==> flow/design.v <==
`timescale 1ns/10ps
module IOTDF( clk, rst, in_en, iot_in, fn_sel, busy, valid, iot_out);
input        clk;
input        rst;
input        in_en;
input  [7:0] iot_in;
input  [2:0] fn_sel;
output     busy;
output reg valid;
output reg [127:0] iot_out;
parameter GRAY2BIN = 3'b001; 
parameter FIR      = 3'b010; 
reg [9:0] counter;
reg [9:0] counter_delay1;
reg [9:0] counter_delay2;
reg [127:0] iot_data;
reg [127:0] prep_to_out;
reg [127:0] prep_to_output;
reg [127:0] wait_to;
always @(posedge clk or posedge rst) begin
    if(rst) begin
        counter <= 0;
    end else if(in_en) begin
        if (counter == 960) counter <= 0;
        else counter <= counter + 1;
    end else begin
        counter <= counter;
    end 
end
always @(posedge clk or posedge rst) begin
    if(rst) begin
        counter_delay1 <= 0;
        counter_delay2 <= 0;
    end else if(in_en) begin
        counter_delay1 <= counter;
        counter_delay2 <= counter_delay1;
    end else begin
        counter_delay1 <= counter_delay1;
        counter_delay2 <= counter_delay2;
    end
end
always @(posedge clk or posedge rst) begin
    if(rst) begin
        iot_data <= 0;
    end else if(in_en) begin
        iot_data[7:0] <= iot_in;
        iot_data[127:8] <= iot_data[119:0];
    end else begin
        iot_data <= iot_data;
    end
end
always @(posedge clk) begin
    if(!rst && in_en) begin
        wait_to <= iot_data;
    end else begin
        wait_to <= wait_to;
    end
end
integer idx;
always @(*) begin
    if(rst) begin
        prep_to_out = 0;
        prep_to_output = 0;
    end else if(in_en) begin
        if(fn_sel == GRAY2BIN) begin
            if (counter_delay1[3:0] == 15) begin
                prep_to_output = 0;
                prep_to_out[127] = iot_data[127];
                for (idx = 126; idx >= 0; idx = idx - 1) begin
                    prep_to_out[idx] = prep_to_out[idx + 1] ^ iot_data[idx];
                end
            end else begin
                prep_to_out = 0;
                prep_to_output = 0;
            end
        end else if(fn_sel == FIR) begin
            if (counter_delay1[3:0] == 15) begin
                prep_to_out = iot_data;
                prep_to_output = 0;
            end else if (counter_delay2[3:0] == 15) begin
                prep_to_out = wait_to;
                prep_to_output[127:120] = (((prep_to_out[127:120] * 8'd5) >> 3)+ 1) >> 1;
                prep_to_output[119:112] = ((((prep_to_out[119:112] * 8'd5)+(prep_to_out[127:120] * 8'd9)) >> 3)+ 1) >> 1;
                prep_to_output[111:104] = ((((prep_to_out[111:104] * 8'd5)+(prep_to_out[119:112] * 8'd9)+(prep_to_out[127:120] * 8'd2)) >>3)+ 1) >> 1;
                prep_to_output[103:96] = ((((prep_to_out[103:96] * 8'd5)+(prep_to_out[111:104] * 8'd9)+(prep_to_out[119:112] * 8'd2)) >>3)+ 1) >> 1;
                prep_to_output[95:88] = ((((prep_to_out[95:88] * 8'd5)+(prep_to_out[103:96] * 8'd9)+(prep_to_out[111:104] * 8'd2)) >>3)+ 1) >> 1;
                prep_to_output[87:80] = ((((prep_to_out[87:80] * 8'd5)+(prep_to_out[95:88] * 8'd9)+(prep_to_out[103:96] * 8'd2)) >>3)+ 1) >> 1;
                prep_to_output[79:72] = ((((prep_to_out[79:72] * 8'd5)+(prep_to_out[87:80] * 8'd9)+(prep_to_out[95:88] * 8'd2)) >>3)+ 1) >> 1;
                prep_to_output[71:64] = ((((prep_to_out[71:64] * 8'd5)+(prep_to_out[79:72] * 8'd9)+(prep_to_out[87:80] * 8'd2)) >>3)+ 1) >> 1;
                prep_to_output[63:56] = ((((prep_to_out[63:56] * 8'd5)+(prep_to_out[71:64] * 8'd9)+(prep_to_out[79:72] * 8'd2)) >>3)+ 1) >> 1;
                prep_to_output[55:48] = ((((prep_to_out[55:48] * 8'd5)+(prep_to_out[63:56] * 8'd9)+(prep_to_out[71:64] * 8'd2)) >>3)+ 1) >> 1;
                prep_to_output[47:40] = ((((prep_to_out[47:40] * 8'd5)+(prep_to_out[55:48] * 8'd9)+(prep_to_out[63:56] * 8'd2)) >>3)+ 1) >> 1;
                prep_to_output[39:32] = ((((prep_to_out[39:32] * 8'd5)+(prep_to_out[47:40] * 8'd9)+(prep_to_out[55:48] * 8'd2)) >>3)+ 1) >> 1;
                prep_to_output[31:24] = ((((prep_to_out[31:24] * 8'd5)+(prep_to_out[39:32] * 8'd9)+(prep_to_out[47:40] * 8'd2)) >>3)+ 1) >> 1;
                prep_to_output[23:16] = ((((prep_to_out[23:16] * 8'd5)+(prep_to_out[31:24] * 8'd9)+(prep_to_out[39:32] * 8'd2)) >>3)+ 1) >> 1;
                prep_to_output[15:8] = ((((prep_to_out[15:8] * 8'd5)+(prep_to_out[23:16] * 8'd9)+(prep_to_out[31:24] * 8'd2)) >>3)+ 1) >> 1;
                prep_to_output[7:0] = ((((prep_to_out[7:0] * 8'd5)+(prep_to_out[15:8] * 8'd9)+(prep_to_out[23:16] * 8'd2)) >>3)+ 1) >> 1;
            end else begin
                prep_to_out = 0;
                prep_to_output = 0;
            end
        end else begin
            prep_to_out = 0;
            prep_to_output = 0;
        end
    end else begin
        prep_to_out = 0;
        prep_to_output = 0;
    end
end
assign busy = 0;
always @(posedge clk or posedge rst) begin
    if(rst) begin
        valid <= 0;
    end else if(in_en) begin
        case(fn_sel)
            GRAY2BIN: begin
                if (counter_delay1[3:0] == 15) begin
                    valid <= 1;
                end else begin
                    valid <= 0;
                end
            end
            FIR: begin
                if (counter_delay2[3:0] == 15) begin
                    valid <= 1;
                end else begin
                    valid <= 0;
                end
            end
            default: begin
                valid <= 0;
            end
        endcase
    end
end
always @(posedge clk or posedge rst) begin
    if(rst) begin
        iot_out <= 0;
    end else if(in_en) begin
        case(fn_sel)
            GRAY2BIN: begin
                if (counter_delay1[3:0] == 15) begin
                    iot_out <= prep_to_out;
                end
            end
            FIR: begin
                if (counter_delay2[3:0] == 15) begin
                    iot_out <= prep_to_output;
                end 
            end
            default: begin
                iot_out <= 1'b0;
            end
        endcase
    end
end
endmodule
# ---- Reports on IOTDF
# The steps from the RTL of IOTDF to its reports follow in flow order.
# Lines are those of the file above, counted from 1.
# A cell with - has no value.
dict set report setup {
  top_module {IOTDF}
  clk_port {clk}
  cell_library {sky130hd}
  lib_corner {tt_025C_1v80}
}

# ---- Word level
# Source: Yosys, flattened and elaborated, memories not mapped. Widths are those after wreduce. Registers that Yosys merges into a memory's read port (data or address) are not register bits. Print and check cells do not count. Equal cells are merged and count once.
dict set report bits {
  register_bits 403
  input_bits 14
  out_inout_bits 130
  elab_cells 232
}
dict set report op_classes {
  add_sub_neg 46
  multipliers 31
  equal 7
  muxes 10
  logic 127
  n_reduce_logical 3
}
# op n
set ops {}
lappend ops {{multiplier 8 x 4 -> 12 bit with constant B} 15}
lappend ops {{2-to-1 mux 128 bit} 5}
lappend ops {{multiplier 8 x 3 -> 11 bit with constant B} 16}
lappend ops {{parallel mux 128 bit (select 2 bit)} 1}
lappend ops {{adder 11 x 12 -> 12 bit} 15}
lappend ops {{adder 12 x 9 -> 12 bit} 14}
lappend ops {{adder 9 x 1 -> 9 bit with constant B} 15}
lappend ops {{XOR 1 bit} 127}
lappend ops {{adder 10 x 1 -> 10 bit with constant B} 1}
lappend ops {{equality test 10 bit with constant B} 1}
lappend ops {{2-to-1 mux 10 bit} 1}
lappend ops {{adder 8 x 1 -> 9 bit with constant B} 1}
lappend ops {{equality test 4 bit with constant B} 2}
lappend ops {{!= test 2 bit with constant B} 2}
lappend ops {{equality test 3 x 1 -> 1 bit with constant B} 1}
lappend ops {{equality test 3 x 2 -> 1 bit with constant B} 1}
lappend ops {{AND reduction 3 bit} 1}
lappend ops {{parallel mux 1 bit (select 2 bit)} 1}
lappend ops {{2-to-1 mux 1 bit} 2}
lappend ops {{logical AND 1 bit} 1}
lappend ops {{zero test 1 bit} 1}

# ---- Depth
# Depth = most cells in a row (Yosys ltp): at word level without a register or memory, in the mapped netlist without a sequential cell, where the memories' decode and read muxes count.
dict set report logic_depth {
  word_depth 130
  abc_area 0
  mapped_depth 19
  mapped_depth_nobuf 19
}

# ---- Synthesis result
# Source: synth_stat.txt of the flow (Yosys; design flattened, memories mapped). It holds for the ABC_AREA given above (unset counts as 0); a run with the other value may have another netlist.
# type n type_area_um2
set types {}
lappend types {sky130_fd_sc_hd__dfrtp_1 275 6881.6}
lappend types {sky130_fd_sc_hd__fa_1 291 5.83E+03}
lappend types {sky130_fd_sc_hd__ha_1 450 5630.4}
lappend types {sky130_fd_sc_hd__edfxtp_1 128 3.84E+03}
lappend types {sky130_fd_sc_hd__xnor2_1 265 2.32E+03}
lappend types {sky130_fd_sc_hd__inv_1 548 2.06E+03}
lappend types {sky130_fd_sc_hd__mux2_2 136 1.53E+03}
lappend types {sky130_fd_sc_hd__xor2_1 162 1.42E+03}
lappend types {sky130_fd_sc_hd__nor2_1 209 784.502}
lappend types {sky130_fd_sc_hd__a21oi_1 123 615.59}
lappend types {sky130_fd_sc_hd__a221oi_1 67 586.813}
lappend types {sky130_fd_sc_hd__o21bai_1 74 555.533}
lappend types {sky130_fd_sc_hd__xnor3_1 20 450.432}
lappend types {sky130_fd_sc_hd__nand3_1 50 250.24}
lappend types {sky130_fd_sc_hd__clkbuf_1 66 247.738}
lappend types {sky130_fd_sc_hd__o221ai_1 26 227.718}
lappend types {sky130_fd_sc_hd__nand2_1 60 225.216}
lappend types {sky130_fd_sc_hd__o21ai_0 42 210.202}
# Other cell types: 39; their cells: 191.
dict set report mapped {
  mapped_cells 3183
  synth_area_um2 35298.9
  seq_area_um2 10725.3
  ffs 403
  buf_cells 70
}

# ---- Worst setup path after synthesis
# Path of least setup slack by OpenSTA after synthesis, without wires, with an ideal clock, recovery checks aside; 20% of the period is set as input and as output delay. Where synthesis merged equal registers, the netlist keeps one of their names.
dict set report synth_timing {
  kind {input to register}
  from {in rst}
  to {reg iot_out[66]}
  period_ns 10.0
  input_delay_ns 2.000
  setup_ns 0.065
  t_first_pin_ns 2.000
  t_arrival_ns 9.294
  required_time_ns 9.935
  path_slack_ns 0.641
  path_delay_ns 7.359
  stages 5
  n_path_buf 1
  period_less_setup_slack_ns 9.359
}
# "path_delay_ns" is the arrival time less input delay plus setup time.
# "stages" counts driving pins, that of a launching flip-flop among them; a cell with two outputs on the path counts twice.
# "period_less_setup_slack_ns" is the clock period less the worst setup slack; recovery checks do not enter. This is arithmetic on one report: input and output delays are still those of the set period (20% each).
# Between the ends stands the longest chain of elaborated cells between them, by number of cells; it is not shown to be the way that was timed. Of several equally long chains one is given.
# Each line given opens the expression or statement behind the cell; cells for indexed reads and writes are added by Yosys, which also makes memories of some case tables.
# A register here has more assigning lines than the two given.
dict set report synth_via {
  path_cell_list {sky130_fd_sc_hd__inv_1 -> sky130_fd_sc_hd__nand2_1 -> sky130_fd_sc_hd__clkbuf_1 -> sky130_fd_sc_hd__o221ai_1 -> sky130_fd_sc_hd__o21a_1}
  elab_chain_cells 3
  cone_cells 5
  lines_between 4
  cone_classes {5 x mux}
}
# element line_no
set synth_rtl {}
lappend synth_rtl {{start: declaration} 4} ;# input        rst;
lappend synth_rtl {{2-to-1 mux 128 bit} 61} ;# if(rst) begin
lappend synth_rtl {{2-to-1 mux 128 bit} 148} ;# if (counter_delay2[3:0] == 15) begin
lappend synth_rtl {{parallel mux 128 bit (select 2 bit)} 141} ;# case(fn_sel)
lappend synth_rtl {{end: assignment} 144} ;# iot_out <= prep_to_out;
lappend synth_rtl {{end: assignment} 149} ;# iot_out <= prep_to_output;
lappend synth_rtl {{end: declaration} 10} ;# output reg [127:0] iot_out;

# ---- Timing after layout
# From the final timing report of entry A: the path of least setup slack in the routed layout; clock arrival at registers is part of the times.
dict set report layout_timing {
  kind {input to register}
  from {in in_en}
  to {reg wait_to[51]}
  period_ns 10.0
  input_delay_ns 2.00
  setup_ns 0.28
  t_first_pin_ns 2.00
  t_arrival_ns 6.04
  required_time_ns 10.29
  path_slack_ns 4.25
  stages 7
  n_path_buf 6
}
# Between the ends stands the longest chain of elaborated cells between them, by number of cells; it is not shown to be the way that was timed. Of several equally long chains one is given.
dict set report layout_via {
  path_cell_list {sky130_fd_sc_hd__clkdlybuf4s50_1 -> sky130_fd_sc_hd__clkbuf_1 -> sky130_fd_sc_hd__clkbuf_1 -> sky130_fd_sc_hd__clkbuf_1 -> sky130_fd_sc_hd__nor2b_4 -> sky130_fd_sc_hd__buf_12 -> sky130_fd_sc_hd__buf_16}
  elab_chain_cells 1
  cone_cells 1
  lines_between 1
  cone_classes {1 x reduce/logical}
}
# element line_no
set layout_rtl {}
lappend layout_rtl {{start: declaration} 5} ;# input        in_en;
lappend layout_rtl {{logical AND 1 bit} 53} ;# if(!rst && in_en) begin
lappend layout_rtl {{end: assignment} 54} ;# wait_to <= iot_data;
lappend layout_rtl {{end: assignment} 56} ;# wait_to <= wait_to;
lappend layout_rtl {{end: declaration} 19} ;# reg [127:0] wait_to;

Subject: flow runs of IOTDF

Hi,

Stored flow runs of IOTDF (2 of them; Yosys, OpenROAD, sky130hd). They differ in their settings and are not a sequence. Constraints: input delay and output delay 20% of the set period each, output load 0.01 pF.
"achievedPeriod_ns" is the run's clock period less its worst setup slack. It is reckoned from that one timing run; input and output delays stay at 20% of the period that was set.
"worst_setup_path_time_ns": the worst setup path's part of the clock period (all of it between registers, 20% less for each end at a port) less its slack. A launch clock that arrives late makes it longer, a capture clock that arrives late makes it shorter.

# entry A
==> flow/run.sh <==
#!/bin/bash
# the make line also repeats the synthesis and layout settings of config.mk as NAME=value (left out here)
make -C /OpenROAD-flow-scripts/flow DESIGN_CONFIG=/design/flow/config.mk WORK_HOME=/design/flow/orfs CLKGATE_MAP_FILE= finish
==> flow/config.mk <==
export PLATFORM = sky130hd
export DESIGN_NAME = IOTDF
export DESIGN_NICKNAME = IOTDF
export VERILOG_FILES = /design/flow/design.v
export SDC_FILE = /design/flow/constraint.sdc
export NUM_CORES = 4
export LEC_CHECK = 0
export CAP_MARGIN = 15
export CELL_PAD_IN_SITES_DETAIL_PLACEMENT = 1
export CELL_PAD_IN_SITES_GLOBAL_PLACEMENT = 3
export CORE_ASPECT_RATIO = 0.52
export CORE_MARGIN = 6
export CORE_UTILIZATION = 40
export CTS_CLUSTER_DIAMETER = 110
export CTS_CLUSTER_SIZE = 91
export GPL_ROUTABILITY_DRIVEN = 0
export GPL_TIMING_DRIVEN = 0
export HOLD_SLACK_MARGIN = -0.07
export MIN_ROUTING_LAYER = met2
export SETUP_SLACK_MARGIN = 0.21
export SLEW_MARGIN = 20
export TNS_END_PERCENT = 50
==> flow/constraint.sdc <==
create_clock -name core_clock -period 10.0 [get_ports {clk}]
set_input_delay 2.0000 -clock core_clock [delete_from_list [all_inputs] [get_ports {clk}]]
set_output_delay 2.0000 -clock core_clock [all_outputs]
set_load 0.01 [all_outputs]

==> entry A: results <==
synthArea_um2=35298.9
die_area_um2=95905.0
finalCellArea_um2=39137.5
util_pct=45.4
fin_ws_ns=4.247
final_setup_tns_ns=0.000
ws_hold_ns=0.508
achievedPeriod_ns=5.753
worst_setup_path_time_ns=3.75
path_kind="input to register"

# entry B
==> flow/run.sh <==
#!/bin/bash
# the make line also repeats the synthesis and layout settings of config.mk as NAME=value (left out here)
make -C /OpenROAD-flow-scripts/flow DESIGN_CONFIG=/design/flow/config.mk WORK_HOME=/design/flow/orfs CLKGATE_MAP_FILE= finish
==> flow/config.mk <==
export PLATFORM = sky130hd
export DESIGN_NAME = IOTDF
export DESIGN_NICKNAME = IOTDF
export VERILOG_FILES = /design/flow/design.v
export SDC_FILE = /design/flow/constraint.sdc
export NUM_CORES = 4
export LEC_CHECK = 0
export CAP_MARGIN = 20
export CORE_MARGIN = 2
export CORE_UTILIZATION = 20
export PLACE_DENSITY = 0.6
export SLEW_MARGIN = 20
==> flow/constraint.sdc <==
create_clock -name core_clock -period 5.16 [get_ports {clk}]
set_input_delay 1.0320 -clock core_clock [delete_from_list [all_inputs] [get_ports {clk}]]
set_output_delay 1.0320 -clock core_clock [all_outputs]
set_load 0.01 [all_outputs]

==> entry B: results <==
synthArea_um2=35298.9
die_area_um2=179869.0
finalCellArea_um2=41639.9
util_pct=23.7
fin_ws_ns=0.347
final_setup_tns_ns=0.000
ws_hold_ns=0.483
achievedPeriod_ns=4.813
worst_setup_path_time_ns=4.81
path_kind="register to register"

Regards
